==> flow/design.v <==
`timescale 1ns / 1ps
module keycheck(
    input clk,
    input rst_n,
    input key,
    output reg key_v
);
    reg [2:0] key_cnt;
    always @(posedge clk or negedge rst_n) begin
        if (!rst_n)
            key_cnt <= 3'b000;
        else
            key_cnt <= {key_cnt[1:0], key};
    end
    always @(posedge clk or negedge rst_n) begin
        if (!rst_n)
            key_v <= 1'b0;
        else if (key_cnt == 3'b110)
            key_v <= 1'b1;
        else
            key_v <= 1'b0;
    end
endmodule
`timescale 1ns / 1ps
module snack_control(
    input clk,
    input rst_n,
    input key_r,
    input key_l,
    input key_u,
    input key_d,
    input [9:0] box_x,
    input [8:0] box_y,
    input [9:0] x_pos,
    input [8:0] y_pos,
    input [1:0] speed_mode,
    output reg drive,
    output  snack_r,
    output snake_head
    );
    wire key_r1;
    wire key_l1;
    wire key_u1;
    wire key_d1;
    reg [1:0] dir; 
    parameter right = 2'd0;
    parameter left = 2'd1;
    parameter up = 2'd2;
    parameter down = 2'd3;
    keycheck r_keycheck(
        .clk(clk),
        .rst_n(rst_n),
        .key(key_r),
        .key_v(key_r1)
    );
    keycheck l_keycheck(
        .clk(clk),
        .rst_n(rst_n),
        .key(key_l),
        .key_v(key_l1)
    );
    keycheck u_keycheck(
        .clk(clk),
        .rst_n(rst_n),
        .key(key_u),
        .key_v(key_u1)
    );
    keycheck d_keycheck(
        .clk(clk),
        .rst_n(rst_n),
        .key(key_d),
        .key_v(key_d1)
    );
    always @(posedge clk or negedge rst_n)
        if (!rst_n) dir <= right;
        else if (key_r1 && dir != left) dir <= right;
        else if (key_l1 && dir != right) dir <= left;
        else if (key_u1 && dir != down) dir <= up;
        else if (key_d1 && dir != up) dir <= down;
    reg [9:0] snack_x[19:0];
    reg [8:0] snack_y[19:0];
    reg [20:0] cnt_m; 
    reg [20:0]update_time;
    always @( posedge clk or negedge rst_n) begin
    if(!rst_n)
        update_time = 19'd4200;
      else begin
         case (speed_mode)
         2'b00: update_time <= 20'd6200;  
         2'b01: update_time <= 20'd4200;  
         2'b10: update_time <= 20'd3200;  
         endcase
        end
    end
     reg fin;
    always @(posedge clk or negedge rst_n)
        if (!rst_n) cnt_m <= 19'd0;
        else if (fin) cnt_m <= 19'd0;
        else if (cnt_m == update_time) cnt_m <= 19'd0;
        else cnt_m <= cnt_m + 19'd1;
    always @(posedge clk or negedge rst_n)
        if (!rst_n) begin
            snack_x[0] <= 10'd400;
            snack_y[0] <= 10'd300;
        end else if (cnt_m == update_time)
            case (dir)
                right: if (snack_x[0] >= 10'd799) snack_x[0] <= 10'd0;
                       else snack_x[0] <= snack_x[0] + 10'd5;
                left: if (snack_x[0] == 10'd0) snack_x[0] <= 10'd799;
                      else snack_x[0] <= snack_x[0] - 10'd5;
                up: if (snack_y[0] >= 10'd599) snack_y[0] <= 10'd0;
                    else snack_y[0] <= snack_y[0] + 10'd5;
                down: if (snack_y[0] == 10'd0) snack_y[0] <= 10'd599;
                      else snack_y[0] <= snack_y[0] - 10'd5;
            endcase
    always @(posedge clk or negedge rst_n)
        if (!rst_n) begin
            snack_x[1] <= 10'd0;
            snack_y[1] <= 10'd0;
            snack_x[2] <= 10'd0;
            snack_y[2] <= 10'd0;
            snack_x[3] <= 10'd0;
            snack_y[3] <= 10'd0;
            snack_x[4] <= 10'd0;
            snack_y[4] <= 10'd0;
            snack_x[5] <= 10'd0;
            snack_y[5] <= 10'd0;
            snack_x[6] <= 10'd0;
            snack_y[6] <= 10'd0;
            snack_x[7] <= 10'd0;
            snack_y[7] <= 10'd0;
            snack_x[8] <= 10'd0;
            snack_y[8] <= 10'd0;
            snack_x[9] <= 10'd0;
            snack_y[9] <= 10'd0;
            snack_x[10] <= 10'd0;
            snack_y[10] <= 10'd0;
            snack_x[11] <= 10'd0;
            snack_y[11] <= 10'd0;
            snack_x[12] <= 10'd0;
            snack_y[12] <= 10'd0;
            snack_x[13] <= 10'd0;
            snack_y[13] <= 10'd0;
            snack_x[14] <= 10'd0;
            snack_y[14] <= 10'd0;
            snack_x[15] <= 10'd0;
            snack_y[15] <= 10'd0;
            snack_x[16] <= 10'd0;
            snack_y[16] <= 10'd0;
            snack_x[17] <= 10'd0;
            snack_y[17] <= 10'd0;
            snack_x[18] <= 10'd0;
            snack_y[18] <= 10'd0;
            snack_x[19] <= 10'd0;
            snack_y[19] <= 10'd0;
        end else if (cnt_m == update_time) begin
            snack_x[1] <= snack_x[0];
            snack_y[1] <= snack_y[0];
            snack_x[2] <= snack_x[1];
            snack_y[2] <= snack_y[1];
            snack_x[3] <= snack_x[2];
            snack_y[3] <= snack_y[2];
            snack_x[4] <= snack_x[3];
            snack_y[4] <= snack_y[3];
            snack_x[5] <= snack_x[4];
            snack_y[5] <= snack_y[4];
            snack_x[6] <= snack_x[5];
            snack_y[6] <= snack_y[5];
            snack_x[7] <= snack_x[6];
            snack_y[7] <= snack_y[6];
            snack_x[8] <= snack_x[7];
            snack_y[8] <= snack_y[7];
            snack_x[9] <= snack_x[8];
            snack_y[9] <= snack_y[8];
            snack_x[10] <= snack_x[9];
            snack_y[10] <= snack_y[9];
            snack_x[11] <= snack_x[10];
            snack_y[11] <= snack_y[10];
            snack_x[12] <= snack_x[11];
            snack_y[12] <= snack_y[11];
            snack_x[13] <= snack_x[12];
            snack_y[13] <= snack_y[12];
            snack_x[14] <= snack_x[13];
            snack_y[14] <= snack_y[13];
            snack_x[15] <= snack_x[14];
            snack_y[15] <= snack_y[14];
            snack_x[16] <= snack_x[15];
            snack_y[16] <= snack_y[15];
            snack_x[17] <= snack_x[16];
            snack_y[17] <= snack_y[16];
            snack_x[18] <= snack_x[17];
            snack_y[18] <= snack_y[17];
            snack_x[19] <= snack_x[18];
            snack_y[19] <= snack_y[18];
        end
    reg [4:0] length;
    always @(posedge clk or negedge rst_n)
        if (!rst_n) begin
            length <= 5'd1;
            drive <= 1'd0;
        end else if (drive) drive <= 1'd0;
        else if (snack_x[0] >= box_x-10'd10&&snack_x[0]<=box_x+10'd10 && snack_y[0] >= box_y-10'd10&&snack_y[0]<=box_y+10'd10) begin
            drive <= 1'd1;
            if (length < 5'd20) length <= length + 5'd1;
            else length <= length;
        end
    always @(posedge clk or negedge rst_n)
        if (!rst_n) fin <= 1'b0;
        else if ((snack_x[0] == snack_x[1] && snack_y[0] == snack_y[1]) ||
                 (snack_x[0] == snack_x[2] && snack_y[0] == snack_y[2]) ||
                 (snack_x[0] == snack_x[3] && snack_y[0] == snack_y[3]) ||
                 (snack_x[0] == snack_x[4] && snack_y[0] == snack_y[4]) ||
                 (snack_x[0] == snack_x[5] && snack_y[0] == snack_y[5]) ||
                 (snack_x[0] == snack_x[6] && snack_y[0] == snack_y[6]) ||
                 (snack_x[0] == snack_x[7] && snack_y[0] == snack_y[7]) ||
                 (snack_x[0] == snack_x[8] && snack_y[0] == snack_y[8]) ||
                 (snack_x[0] == snack_x[9] && snack_y[0] == snack_y[9]) ||
                 (snack_x[0] == snack_x[10] && snack_y[0] == snack_y[10]) ||
                 (snack_x[0] == snack_x[11] && snack_y[0] == snack_y[11]) ||
                 (snack_x[0] == snack_x[12] && snack_y[0] == snack_y[12]) ||
                 (snack_x[0] == snack_x[13] && snack_y[0] == snack_y[13]) ||
                 (snack_x[0] == snack_x[14] && snack_y[0] == snack_y[14]) ||
                 (snack_x[0] == snack_x[15] && snack_y[0] == snack_y[15]) ||
                 (snack_x[0] == snack_x[16] && snack_y[0] == snack_y[16]) ||
                 (snack_x[0] == snack_x[17] && snack_y[0] == snack_y[17]) ||
                 (snack_x[0] == snack_x[18] && snack_y[0] == snack_y[18]) ||
                 (snack_x[0] == snack_x[19] && snack_y[0] == snack_y[19] )) fin <= 1'b1;
                      assign snack_r = (
                (x_pos >= snack_x[1]-10'd10 && x_pos <= snack_x[1]+10'd10)&&(y_pos >= snack_y[1]-10'd10 && y_pos <= snack_y[1]+10'd10)&&length > 5'd1)||
                ((x_pos >= snack_x[2]-10'd10 && x_pos <= snack_x[2]+10'd10)&&(y_pos >= snack_y[2]-10'd10 && y_pos <= snack_y[2]+10'd10)&&length > 5'd2)||
                ((x_pos >= snack_x[3]-10'd10 && x_pos <= snack_x[3]+10'd10)&&(y_pos >= snack_y[3]-10'd10 && y_pos <= snack_y[3]+10'd10)&&length > 5'd3)||
                ((x_pos >= snack_x[4]-10'd10 && x_pos <= snack_x[4]+10'd10)&&(y_pos >= snack_y[4]-10'd10 && y_pos <= snack_y[4]+10'd10)&&length > 5'd4)||
                ((x_pos >= snack_x[5]-10'd10 && x_pos <= snack_x[5]+10'd10)&&(y_pos >= snack_y[5]-10'd10 && y_pos <= snack_y[5]+10'd10)&&length > 5'd5)||
                ((x_pos >= snack_x[6]-10'd10 && x_pos <= snack_x[6]+10'd10)&&(y_pos >= snack_y[6]-10'd10 && y_pos <= snack_y[6]+10'd10)&&length > 5'd6)||
                ((x_pos >= snack_x[7]-10'd10 && x_pos <= snack_x[7]+10'd10)&&(y_pos >= snack_y[7]-10'd10 && y_pos <= snack_y[7]+10'd10)&&length > 5'd7)||
                ((x_pos >= snack_x[8]-10'd10 && x_pos <= snack_x[8]+10'd10)&&(y_pos >= snack_y[8]-10'd10 && y_pos <= snack_y[8]+10'd10)&&length > 5'd8)||
                ((x_pos >= snack_x[9]-10'd10 && x_pos <= snack_x[9]+10'd10)&&(y_pos >= snack_y[9]-10'd10 && y_pos <= snack_y[9]+10'd10)&&length > 5'd9)||
                ((x_pos >= snack_x[10]-10'd10 && x_pos <= snack_x[10]+10'd10)&&(y_pos >= snack_y[10]-10'd10 && y_pos <= snack_y[10]+10'd10)&&length > 5'd10)||
                ((x_pos >= snack_x[11]-10'd10 && x_pos <= snack_x[11]+10'd10)&&(y_pos >= snack_y[11]-10'd10 && y_pos <= snack_y[11]+10'd10)&&length > 5'd11)||
                ((x_pos >= snack_x[12]-10'd10 && x_pos <= snack_x[12]+10'd10)&&(y_pos >= snack_y[12]-10'd10 && y_pos <= snack_y[12]+10'd10)&&length > 5'd12)||
                ((x_pos >= snack_x[13]-10'd10 && x_pos <= snack_x[13]+10'd10)&&(y_pos >= snack_y[13]-10'd10 && y_pos <= snack_y[13]+10'd10)&&length > 5'd13)||
                ((x_pos >= snack_x[14]-10'd10 && x_pos <= snack_x[14]+10'd10)&&(y_pos >= snack_y[14]-10'd10 && y_pos <= snack_y[14]+10'd10)&&length > 5'd14)||
                ((x_pos >= snack_x[15]-10'd10 && x_pos <= snack_x[15]+10'd10)&&(y_pos >= snack_y[15]-10'd10 && y_pos <= snack_y[15]+10'd10)&&length > 5'd15)||
                ((x_pos >= snack_x[16]-10'd10 && x_pos <= snack_x[16]+10'd10)&&(y_pos >= snack_y[16]-10'd10 && y_pos <= snack_y[16]+10'd10)&&length > 5'd16)||
                ((x_pos >= snack_x[17]-10'd10 && x_pos <= snack_x[17]+10'd10)&&(y_pos >= snack_y[17]-10'd10 && y_pos <= snack_y[17]+10'd10)&&length > 5'd17)||
                ((x_pos >= snack_x[18]-10'd10 && x_pos <= snack_x[18]+10'd10)&&(y_pos >= snack_y[18]-10'd10 && y_pos <= snack_y[18]+10'd10)&&length > 5'd18)||
                ((x_pos >= snack_x[19]-10'd10 && x_pos <= snack_x[19]+10'd10)&&(y_pos >= snack_y[19]-10'd10 && y_pos <= snack_y[19]+10'd10)&&length > 5'd19);
                  assign snake_head=((x_pos >= snack_x[0]-10'd10 && x_pos <= snack_x[0]+10'd10)&&(y_pos >= snack_y[0]-10'd10 && y_pos <= snack_y[0]+10'd10));
endmodule
`timescale 1ns / 1ps
module random(
    input clk,
    input rst_n,
    output reg [8:0] rand_num
    );
    always @(posedge clk or negedge rst_n)
        if (!rst_n) rand_num <= 9'd132;
        else begin
            rand_num[0] <= rand_num[8];
            rand_num[1] <= rand_num[0];
            rand_num[2] <= rand_num[1];
            rand_num[3] <= rand_num[2];
            rand_num[4] <= rand_num[3] ^ rand_num[8];
            rand_num[5] <= rand_num[4] ^ rand_num[8];
            rand_num[6] <= rand_num[5] ^ rand_num[8];
            rand_num[7] <= rand_num[6];
            rand_num[8] <= rand_num[7];
            if (rand_num > 9'd240)
                rand_num <= rand_num % 9'd240;
        end
endmodule
`timescale 1ns / 1ps
module box_create(
    input clk,
    input rst_n,
    input [8:0] rand_num,
    input rand_drive,
    output reg [9:0] rand_x,
    output reg [9:0] rand_y
    );
    reg flag;
    always @(posedge clk or negedge rst_n)
        if (!rst_n) begin
            rand_x <= 9'd300;
            rand_y <= 9'd300;
            flag <= 1'b0;
        end else if (rand_drive) begin
            flag <= 1'b1;
            rand_x <= rand_num;
        end else if (flag == 1'b1) begin
            rand_y <= rand_num;
            flag <= 1'b0;
        end
endmodule
`timescale 1ns / 1ps
module random_box(
    input clk,
    input rst_n,
    input drive,
    output wire [9:0] box_x,
    output wire [9:0] box_y
    );
    wire [8:0] rand_num;
    random U1_random(
        .clk(clk),
        .rst_n(rst_n),
        .rand_num(rand_num)
    );
    wire [9:0] rand_x;
    wire [9:0] rand_y;
    box_create U1_box_create(
        .clk(clk),
        .rst_n(rst_n),
        .rand_num(rand_num),
        .rand_drive(drive),
        .rand_x(rand_x),
        .rand_y(rand_y)
    );
    assign box_x = rand_x;
    assign box_y = rand_y;
endmodule
`timescale 1ns / 1ps
module PS2(
	input clk, rst,
	input ps2_clk, ps2_data,
	output reg up, left, right, down
	);
reg ps2_clk_falg0, ps2_clk_falg1, ps2_clk_falg2;
wire negedge_ps2_clk = !ps2_clk_falg1 & ps2_clk_falg2;
reg negedge_ps2_clk_shift;
reg [9:0] data;
reg data_break, data_done, data_expand;
reg[7:0]temp_data;
reg[3:0]num;
always@(posedge clk or posedge rst)begin
	if(rst)begin
		ps2_clk_falg0<=1'b0;
		ps2_clk_falg1<=1'b0;
		ps2_clk_falg2<=1'b0;
	end
	else begin
		ps2_clk_falg0<=ps2_clk;
		ps2_clk_falg1<=ps2_clk_falg0;
		ps2_clk_falg2<=ps2_clk_falg1;
	end
end
always@(posedge clk or posedge rst)begin
	if(rst)
		num<=4'd0;
	else if (num==4'd11)
		num<=4'd0;
	else if (negedge_ps2_clk)
		num<=num+1'b1;
end
always@(posedge clk)begin
	negedge_ps2_clk_shift<=negedge_ps2_clk;
end
always@(posedge clk or posedge rst)begin
	if(rst)
		temp_data<=8'd0;
	else if (negedge_ps2_clk_shift)begin
		case(num)
			4'd2 : temp_data[0]<=ps2_data;
			4'd3 : temp_data[1]<=ps2_data;
			4'd4 : temp_data[2]<=ps2_data;
			4'd5 : temp_data[3]<=ps2_data;
			4'd6 : temp_data[4]<=ps2_data;
			4'd7 : temp_data[5]<=ps2_data;
			4'd8 : temp_data[6]<=ps2_data;
			4'd9 : temp_data[7]<=ps2_data;
			default: temp_data<=temp_data;
		endcase
	end
	else temp_data<=temp_data;
end
always@(posedge clk or posedge rst)begin
	if(rst)begin
		data_break<=1'b0;
		data<=10'd0;
		data_done<=1'b0;
		data_expand<=1'b0;
	end
	else if(num==4'd11)begin
		if(temp_data==8'hE0)begin
			data_expand<=1'b1;
		end
		else if(temp_data==8'hF0)begin
			data_break<=1'b1;
		end
		else begin
			data<={data_expand,data_break,temp_data};
			data_done<=1'b1;
			data_expand<=1'b0;
			data_break<=1'b0;
		end
	end
	else begin
		data<=data;
		data_done<=1'b0;
		data_expand<=data_expand;
		data_break<=data_break;
	end
end
always @(posedge clk or posedge rst) begin
	if (rst) begin
		up <= 1'b0; left <= 1'b0; right <= 1'b0; down <= 1'b0;
	end
	else case (data)
        10'h275:down <= 1;
        10'h375:down <= 0;
        10'h26B:left <= 1;
        10'h36B:left <= 0;
        10'h274:right <= 1;
        10'h374:right <= 0;
        10'h272:up<=1;
        10'h372:up<=0;
    endcase
end
endmodule
`timescale 1ns / 1ps
module VGA(
	input clk,                    
	input rst,
	input [11:0]Din,			 
	output reg [8:0]row,		 
	output reg [9:0]col,		 
	output reg rdn,			 
	output reg [3:0]R, G, B, 
	output reg HS, VS			 
   );
reg [9:0] h_count;  
	always @ (posedge clk) begin
		if (rst)  h_count <= 10'h0;
		else if  (h_count == 10'd799)
					 h_count <= 10'h0;
			  else h_count <= h_count + 10'h1;
	end
reg [9:0] v_count;  
	always @ (posedge clk or posedge rst) begin
		if (rst)  v_count <= 10'h0;
		else if  (h_count == 10'd799) begin
					if (v_count == 10'd524) v_count <= 10'h0;
					else v_count <= v_count + 10'h1;
		end
	end
wire	[9:0] row_addr = v_count - 10'd35;		 
wire	[9:0] col_addr = h_count - 10'd143;		 
wire			h_sync = (h_count > 10'd95);		 
wire			v_sync = (v_count > 10'd1);		 
wire			read   = (h_count > 10'd142) &&	 
							(h_count < 10'd783) &&	 
							(v_count > 10'd34)  &&	 
							(v_count < 10'd525);		 
always @ (posedge clk) begin
	row <= row_addr[8:0];	 
	col <= col_addr;			 
	rdn <= ~read;				 
	HS  <= h_sync;				 
	VS  <= v_sync;				 
	R   <= rdn ? 4'h0 : Din[3:0];		 
	G	 <= rdn ? 4'h0 : Din[7:4];		 
	B	 <= rdn ? 4'h0 : Din[11:8];	 
end
endmodule
`timescale 1ns / 1ps
module draw_snake(
    input clk,
    input rdn,
    input [8:0] row,
    input [9:0] col,
    input rst_n,
    input [9:0] box_x,
    input [8:0] box_y,
    output reg [11:0] pixel,
    input snake_r,
    input snake_head
    );
    parameter RED = 12'b0000_0000_1111;
    parameter GREEN = 12'b0000_1111_0000;
    parameter BLUE = 12'b1111_0000_0000;
    parameter YELLOW = 12'b0000_1111_1111;
    always @(posedge clk ) begin
        if (rst_n==0) pixel <= YELLOW;
        else if (!rdn) begin 
        if(snake_head) pixel<=YELLOW;
          else  if (snake_r) pixel <= GREEN; 
            else if (col >= box_x-10'd10 &&col<=box_x+10'd10 && row>=box_y-10'd10&& row<=box_y+10'd10) pixel <= RED; 
            else pixel <= 12'h000; 
        end
    end
endmodule
`timescale 1ns / 1ps
module Bpmusic(
input key,
input clk,
output reg beep
);
reg [15:0] cnt;
reg [15:0] prediv;
reg [12:0] delay;
always @(posedge clk) begin
if (key == 1'b1) begin
	beep <= 1'b0;
	delay <= 13'd0;
	cnt <= 16'd0;
	prediv <= 16'hBA9E;
end
else begin
	cnt <= cnt + 1'b1;
	if (cnt == prediv) begin
		beep <= ~beep;
		cnt <= 0;
		delay <= delay +1'b1;
		case(delay)
			13'd1000:prediv <= 16'hA648;
			13'd2000:prediv <= 16'h941F;
			13'd3000:prediv <= 16'h8BCF;
			13'd4000:prediv <= 16'h7C90;
			13'd5000:prediv <= 16'h6EFA;
			13'd6000:prediv <= 16'h62DD;
			13'd7000:begin
				prediv <= 16'hBA9E;
				delay <= 13'd0;
				end
			default : prediv <= prediv;
			endcase
	end
end 
end
endmodule
`timescale 1ns / 1ps
module snack(
    input ps2_data,
    input ps2_clk,
    input clk,
    input [1:0] speed_mode,
    input rst_n,
    input key,
    output hsync,
    output vsync,
    output beep,
    output [3:0] vga_r,
    output [3:0] vga_g,
    output [3:0] vga_b
    );
    wire key_r,key_l,key_u,key_d;
    PS2 ps2(.clk(clk),.rst(!rst_n),.ps2_clk(ps2_clk),.ps2_data(ps2_data),.up(key_u),.left(key_l),.right(key_r),.down(key_d));
    wire [9:0] col;
    wire [8:0] row;
    wire [9:0] box_x;
    wire [8:0] box_y;
    wire drive;
    wire snake_r;
    wire snake_head;
    snack_control u1_snack_control(
        .clk(clk),
        .rst_n(rst_n),
        .key_r(key_r),
        .key_l(key_l),
        .key_u(key_u),
        .key_d(key_d),
        .box_x(box_x),
        .box_y(box_y),
        .x_pos(col),
        .y_pos(row),
        .speed_mode(speed_mode),
        .drive(drive),
        .snack_r(snake_r),
        .snake_head(snake_head)
                  );
    random_box u1_random_box(
        .clk(clk),
        .rst_n(rst_n),
        .drive(drive), 
        .box_x(box_x), 
        .box_y(box_y)
    );
    wire [11:0] pixel;
    wire rdn;
    reg control_signal;
    wire [3:0]vga_r1;
    wire [3:0]vga_g1;
    wire [3:0]vga_b1;
    wire hsync1;
    wire vsync1;
    wire [3:0]vga_r2;
    wire [3:0]vga_g2;
    wire [3:0]vga_b2;
    wire hsync2;
    wire vsync2;
    VGA vga0(
        .clk(clk),
        .rst(!rst_n),
        .R(vga_r1),
        .G(vga_g1),
        .B(vga_b1),
        .HS(hsync1),
        .VS(vsync1),
        .row(row),
        .col(col),
        .rdn(rdn),
        .Din(pixel)
    );
    assign vga_r2 = 4'h0;
    assign vga_g2 = 4'h0;
    assign vga_b2 = 4'h0;
    assign hsync2 = 1'b0;
    assign vsync2 = 1'b0;
    draw_snake draw(
        .clk(clk),
        .rdn(rdn),
        .row(row),
        .col(col),
        .rst_n(rst_n),
        .box_x(box_x),
        .box_y(box_y),
        .pixel(pixel),
        .snake_r(snake_r),
        .snake_head(snake_head)
    );
    always @(posedge clk or negedge rst_n) begin
        if (!rst_n) begin
            control_signal <= 1'b0;  
        end else begin
            control_signal <=1'b1;
        end
    end
    assign vga_r = control_signal ? vga_r1 : vga_r2;
    assign vga_g = control_signal ? vga_g1 : vga_g2;
    assign vga_b = control_signal ? vga_b1 : vga_b2;
    assign hsync = control_signal ? hsync1 : hsync2;
    assign vsync = control_signal ? vsync1 : vsync2;
    Bpmusic music (
    .clk(clk),
    .key(key),
    .beep(beep)
    );
endmodule
Tool chain data of snack
Tool output for the design above, in the order of the flow.
Line numbers count from 1 in the design file above.
Cell names lack the library's common part.
A cell with -- has no value.
Design
  design top: snack
  clock: clk
  cell library: sky130hd
  corner: tt_025C_1v80

Word level
Yosys after proc, flatten, opt, wreduce and memory -nomap, before mapping. Print and check cells are not counted. Equal cells are merged and count once.
Storage and ports
  register bits: 620
  bits of input ports: 7
  output and inout port bits: 15
  cells after elaboration: 630
Cells by class
  add/subtract/negate cells: 97
  div/mod/pow operators: 1
  magnitude comparators: 117
  equal/unequal tests: 81
  multiplexer cells: 49
  bitwise operators: 10
  reduce/logical cells: 181
Operators by type and width (count)
  greater-or-equal comparator 10 bit: 22
  <= comparator 10 bit: 22
  greater-or-equal comparator 9 x 10 -> 1 bit: 22
  <= comparator 9 x 10 -> 1 bit: 22
  adder 9 x 4 -> 10 bit (second input constant): 22
  subtractor 9 x 4 -> 10 bit (second input constant): 22
  adder 10 x 4 -> 10 bit (second input constant): 20
  subtractor 10 x 4 -> 10 bit (second input constant): 20
  == test 10 bit: 19
  == test 9 bit: 19
  case mux 16 bit (select 7 bit): 1
  logical AND 1 bit: 111
  == test 10 bit (second input constant): 10
  modulo 9 x 8 -> 9 bit (second input constant): 1
  case mux 21 bit (select 3 bit): 1
  two-way mux 21 bit: 2
  > comparator 5 x 4 -> 1 bit (second input constant): 8
  == test 13 bit (second input constant): 3
  logical OR 1 bit: 36
  two-way mux 10 bit: 3
  AND reduction 2 bit: 14
  == test 13 x 12 -> 1 bit (second input constant): 2
  two-way mux 12 bit: 2
  two-way mux 4 bit: 6
  adder 21 x 1 -> 21 bit (second input constant): 1
  == test 21 bit: 1
  two-way mux 1 bit: 21
  adder 10 x 1 -> 10 bit (second input constant): 2
Other operator kinds: 54; their cells: 101.

Longest topological paths
Yosys ltp: most cells in a row. Word level: on the elaborated netlist, between registers, memories and ports. Mapped: between sequential cells and ports; inverters and the memories' decode and read muxes count.
Depth
  depth after elaboration: 25
  ABC_AREA: 0
  depth in mapped cells: 16
  mapped depth without buffers: 16

Mapped cells and area
Yosys stat after the flow's synthesis: flattened, memories mapped to cells. It holds for the ABC_AREA given above (unset counts as 0); a run with the other value may have another netlist.
The area totals of this step are shown rounded.
Synthesis totals
  standard cells after synthesis: 6698
  chip area (Yosys): 54980 µm²
  sequential part of the area: 14220 µm²
  flip-flop cells: 584
  buffers: 445
Cell types
  dfrtp_1: count 481, total area 1.2E+04 µm²
  ha_1: count 868, total area 1.09E+04 µm²
  nand2_1: count 1204, total area 4.52E+03 µm²
  xor2_1: count 503, total area 4.41E+03 µm²
  xnor2_1: count 499, total area 4.37E+03 µm²
  o21ai_0: count 382, total area 1.91E+03 µm²
  dfxtp_1: count 83, total area 1.66E+03 µm²
  clkbuf_1: count 366, total area 1.37E+03 µm²
  nor2_1: count 366, total area 1.37E+03 µm²
  a21oi_1: count 251, total area 1.26E+03 µm²
  nand4_1: count 164, total area 1.03E+03 µm²
  inv_1: count 227, total area 852.067 µm²
  nand3_1: count 141, total area 705.677 µm²
  nor4_1: count 111, total area 694.416 µm²
  a21o_1: count 89, total area 668.141 µm²
  nor3_1: count 111, total area 555.533 µm²
  dfstp_2: count 20, total area 525.504 µm²
  nor2b_1: count 78, total area 487.968 µm²
Other cell types: 69; their cells: 754.
The figures by module come from a second, unflattened synthesis with its own total; it is not the netlist above.
Second synthesis, totals
  cell total of the unflattened synthesis: 6872
  area total of the unflattened synthesis: 56620 µm²
Rows give one instance, submodules left out.
By module
  snack_control: instances 1, cells 5925, area 47180 µm², seq. area 10400 µm²
  Bpmusic: instances 1, cells 311, area 2592 µm², seq. area 920.9 µm²
  VGA: instances 1, cells 210, area 2162 µm², seq. area 1131 µm²
  draw_snake: instances 1, cells 191, area 1449 µm², seq. area 40.0 µm²
  PS2: instances 1, cells 112, area 1431 µm², seq. area 795.8 µm²
  box_create: instances 1, cells 43, area 777.0 µm², seq. area 485.5 µm²
  random: instances 1, cells 42, area 454.2 µm², seq. area 227.7 µm²
  keycheck: instances 4, cells 5, area 108.9 µm², seq. area 100.1 µm²
  snack: instances 1, cells 18, area 143.9 µm², seq. area 25.0 µm²
  random_box: instances 1, cells 0, area 0.0 µm², seq. area 0.0 µm²

Path before layout
Source: OpenSTA report_checks on the synthesized netlist (no wires, ideal clock, input and output delay 20% of the period each), path of least setup slack; recovery checks are left aside. Register names are those of the netlist, which keeps one name where synthesis merged equal registers.
Path after synthesis
  path type: input -> register
  start point: input port key
  end point: register music.cnt[10]
  period: 40000 ps
  external input delay: 8000 ps
  setup time: 128 ps
  time at the first pin: 8000 ps
  arrival time: 8772 ps
  data required time: 39872 ps
  slack: 31100 ps
  delay of the path: 900 ps
  stages: 5
  path buffers: 2
  synthesis period reached: 8900 ps
"delay of the path" is the arrival time less input delay plus setup time.
"stages": output pins that drive a net of the path, with the launching flip-flop's if there is one; two outputs of one cell count as two.
"synthesis period reached" is the clock period less the worst setup slack; recovery checks do not enter. This is arithmetic on one report: input and output delays are still those of the set period (20% each).
Between the ends stands the longest chain of elaborated cells between them, by number of cells; it is not shown to be the way that was timed. Of several equally long chains one is given.
A line is the first line of the expression or statement that the cell stems from. Yosys adds cells for indexed reads and writes and turns some case tables into memories.
A register here has more assigning lines than the two given.
Between the ends, after synthesis
  path through: clkbuf_1 > inv_1 > nand2_1 > clkbuf_1 > nor2_1
  length of the longest elaborated chain: 1
  elaborated cells on any way between the ends: 1
  source lines of those cells: 0
  classes of those cells: reduce/logical: 1
Ends and longest elaborated chain, after synthesis
  from (decl): line 538  | input key,
  OR reduction 2 bit
  to (assign): line 505  | cnt <= 16'd0;
  to (assign): line 509  | cnt <= cnt + 1'b1;
  to (decl): line 498  | reg [15:0] cnt;

Timing after layout
Path of least setup slack in the final report of run A (OpenROAD, finished layout, wires in). Where an end is a register, its clock arrival counts in the times.
The path's times are printed in steps of 10 ps; the period is the one set.
Path after layout
  path type: register -> register
  start point: register vga0.col[3]
  end point: register draw.pixel[6]
  period: 12400 ps
  setup time: 110 ps
  time at the first pin: 640 ps
  arrival time: 5110 ps
  data required time: 12930 ps
  slack: 7830 ps
  stages: 12
  path buffers: 1
Between the ends stands the longest chain of elaborated cells between them, by number of cells; it is not shown to be the way that was timed. Of several equally long chains one is given.
A register here has more assigning lines than the two given.
Between the ends, after layout
  path through: dfxtp_2 > buf_4 > ha_1 > and4_1 > and3_1 > a32oi_1 > a311o_1 > nand4b_1 > nand4_1 > or4_1 > or3_1 > o32a_1
  length of the longest elaborated chain: 24
  elaborated cells on any way between the ends: 119
  source lines of those cells: 23
  classes of those cells: compare: 40; mux: 2; reduce/logical: 77
Ends and longest elaborated chain, after layout
  from (decl): line 426  | output reg [9:0]col,
  from (assign): line 456  | col <= col_addr;
  greater-or-equal comparator 10 bit: line 229  | (x_pos >= snack_x[1]-10'd10 && x_pos <= snack_x[1]+10'd10)&&(y_pos >= snack_y[1]-10'd10 && y_pos <= snack_y[1] ...
  logical AND 1 bit (3 in a row): line 229
  logical OR 1 bit (18 in a row): line 228  | assign snack_r = (
  two-way mux 12 bit: line 486  | else  if (snake_r) pixel <= GREEN;
  two-way mux 12 bit: line 485  | if(snake_head) pixel<=YELLOW;
  to (assign): line 485
  to (assign): line 486
  to (decl): line 474  | output reg [11:0] pixel,

Memo
Re: implementation data of snack

Below are 6 stored runs of the flow (Yosys, OpenROAD; platform sky130hd) on snack, each with its settings and what was measured, unordered. Constraints: input delay and output delay 20% of the set period each, output load 0.01 pF.
"period reached": clock period set for the run, less the worst setup slack. It is reckoned from that one timing run; input and output delays stay at 20% of the period that was set.
"time of the worst setup path" means the part of the period allowed to the worst setup path (the constraints hold back 20% at inputs and 20% at outputs) less its slack; where the path has registers, the arrival times of their clocks count too.
"total power of the final layout" is the tool's figure for a default switching activity; nothing was simulated.
"time of the worst setup path" is known to 10 ps.
The results are shown rounded.

==> run A: settings <==
{ "CORE_ASPECT_RATIO": 0.75, "CORE_UTILIZATION": 57, "CTS_CLUSTER_SIZE": 30, "GPL_TIMING_DRIVEN": 1, "PLACE_DENSITY_LB_ADDON": 0.09, "SETUP_SLACK_MARGIN": 3.62, "TNS_END_PERCENT": 90, "period_ns": 12.4, "CAP_MARGIN": 20, "CORE_MARGIN": 2, "SLEW_MARGIN": 20 }
==> run A: results <==
utilization after routing: 60.9%
time of the worst setup path: 4570 ps
class of the worst setup path: register -> register
post-route setup TNS: 0 ps
worst slack on setup checks: 7828 ps
total power of the final layout: 5543 µW
period reached: 4572 ps
area inside the die boundary: 98990 µm²
smallest hold slack: 360 ps
standard-cell area after layout: 58070 µm²
cell area after synthesis: 54980 µm²

==> run B: settings <==
{ "period_ns": 10.3, "CAP_MARGIN": 20, "CORE_MARGIN": 2, "CORE_UTILIZATION": 40, "SLEW_MARGIN": 20 }
==> run B: results <==
utilization after routing: 43.2%
time of the worst setup path: 4500 ps
class of the worst setup path: register -> register
post-route setup TNS: 0 ps
worst slack on setup checks: 5801 ps
total power of the final layout: 6934 µW
period reached: 4499 ps
area inside the die boundary: 140400 µm²
smallest hold slack: 366 ps
standard-cell area after layout: 59150 µm²
cell area after synthesis: 54980 µm²

==> run C: settings <==
{ "ABC_AREA": 1, "CAP_MARGIN": 10, "CELL_PAD_IN_SITES_GLOBAL_PLACEMENT": 2, "CORE_ASPECT_RATIO": 0.76, "CORE_UTILIZATION": 29, "GPL_TIMING_DRIVEN": 1, "PLACE_DENSITY_LB_ADDON": 0.1, "TNS_END_PERCENT": 70, "period_ns": 18.4, "CORE_MARGIN": 2, "SLEW_MARGIN": 20 }
==> run C: results <==
utilization after routing: 32.1%
time of the worst setup path: 1960 ps
class of the worst setup path: register -> output
post-route setup TNS: 0 ps
worst slack on setup checks: 12760 ps
total power of the final layout: 4029 µW
period reached: 5643 ps
area inside the die boundary: 200000 µm²
smallest hold slack: 346 ps
standard-cell area after layout: 62440 µm²
cell area after synthesis: 56950 µm²

==> run D: settings <==
{ "ABC_AREA": 1, "CAP_MARGIN": 40, "CELL_PAD_IN_SITES_GLOBAL_PLACEMENT": 2, "CORE_ASPECT_RATIO": 0.76, "CORE_UTILIZATION": 57, "CTS_CLUSTER_SIZE": 57, "GPL_TIMING_DRIVEN": 1, "PLACE_DENSITY_LB_ADDON": 0.1, "TNS_END_PERCENT": 70, "period_ns": 18.4, "CORE_MARGIN": 2, "SLEW_MARGIN": 20 }
==> run D: results <==
not finished: placement ended with error FLW-0024

==> run E: settings <==
{ "ABC_AREA": 1, "CAP_MARGIN": 0, "CELL_PAD_IN_SITES_DETAIL_PLACEMENT": 1, "CELL_PAD_IN_SITES_GLOBAL_PLACEMENT": 0, "CORE_UTILIZATION": 27, "CTS_CLUSTER_SIZE": 95, "GPL_ROUTABILITY_DRIVEN": 0, "HOLD_SLACK_MARGIN": -0.04, "MAX_ROUTING_LAYER": "met4", "MIN_ROUTING_LAYER": "met2", "PLACE_DENSITY": 0.45, "SETUP_SLACK_MARGIN": 0.85, "TNS_END_PERCENT": 75, "period_ns": 6.78, "CORE_MARGIN": 2, "SLEW_MARGIN": 20 }
==> run E: results <==
utilization after routing: 30.0%
time of the worst setup path: 4060 ps
class of the worst setup path: register -> register
post-route setup TNS: 0 ps
worst slack on setup checks: 2722 ps
total power of the final layout: 11590 µW
period reached: 4058 ps
area inside the die boundary: 214600 µm²
smallest hold slack: 351 ps
standard-cell area after layout: 62970 µm²
cell area after synthesis: 56950 µm²

==> run F: settings <==
{ "ABC_AREA": 1, "CAP_MARGIN": 0, "CELL_PAD_IN_SITES_DETAIL_PLACEMENT": 1, "CELL_PAD_IN_SITES_GLOBAL_PLACEMENT": 0, "CORE_UTILIZATION": 27, "CTS_CLUSTER_SIZE": 95, "GPL_ROUTABILITY_DRIVEN": 0, "MIN_ROUTING_LAYER": "met2", "PLACE_DENSITY": 0.45, "SETUP_SLACK_MARGIN": 0.85, "TNS_END_PERCENT": 10, "period_ns": 6.78, "CORE_MARGIN": 2, "SLEW_MARGIN": 20 }
==> run F: results <==
utilization after routing: 30.0%
time of the worst setup path: 4030 ps
class of the worst setup path: register -> register
post-route setup TNS: 0 ps
worst slack on setup checks: 2755 ps
total power of the final layout: 11580 µW
period reached: 4025 ps
area inside the die boundary: 214600 µm²
smallest hold slack: 351 ps
standard-cell area after layout: 62940 µm²
cell area after synthesis: 56950 µm²
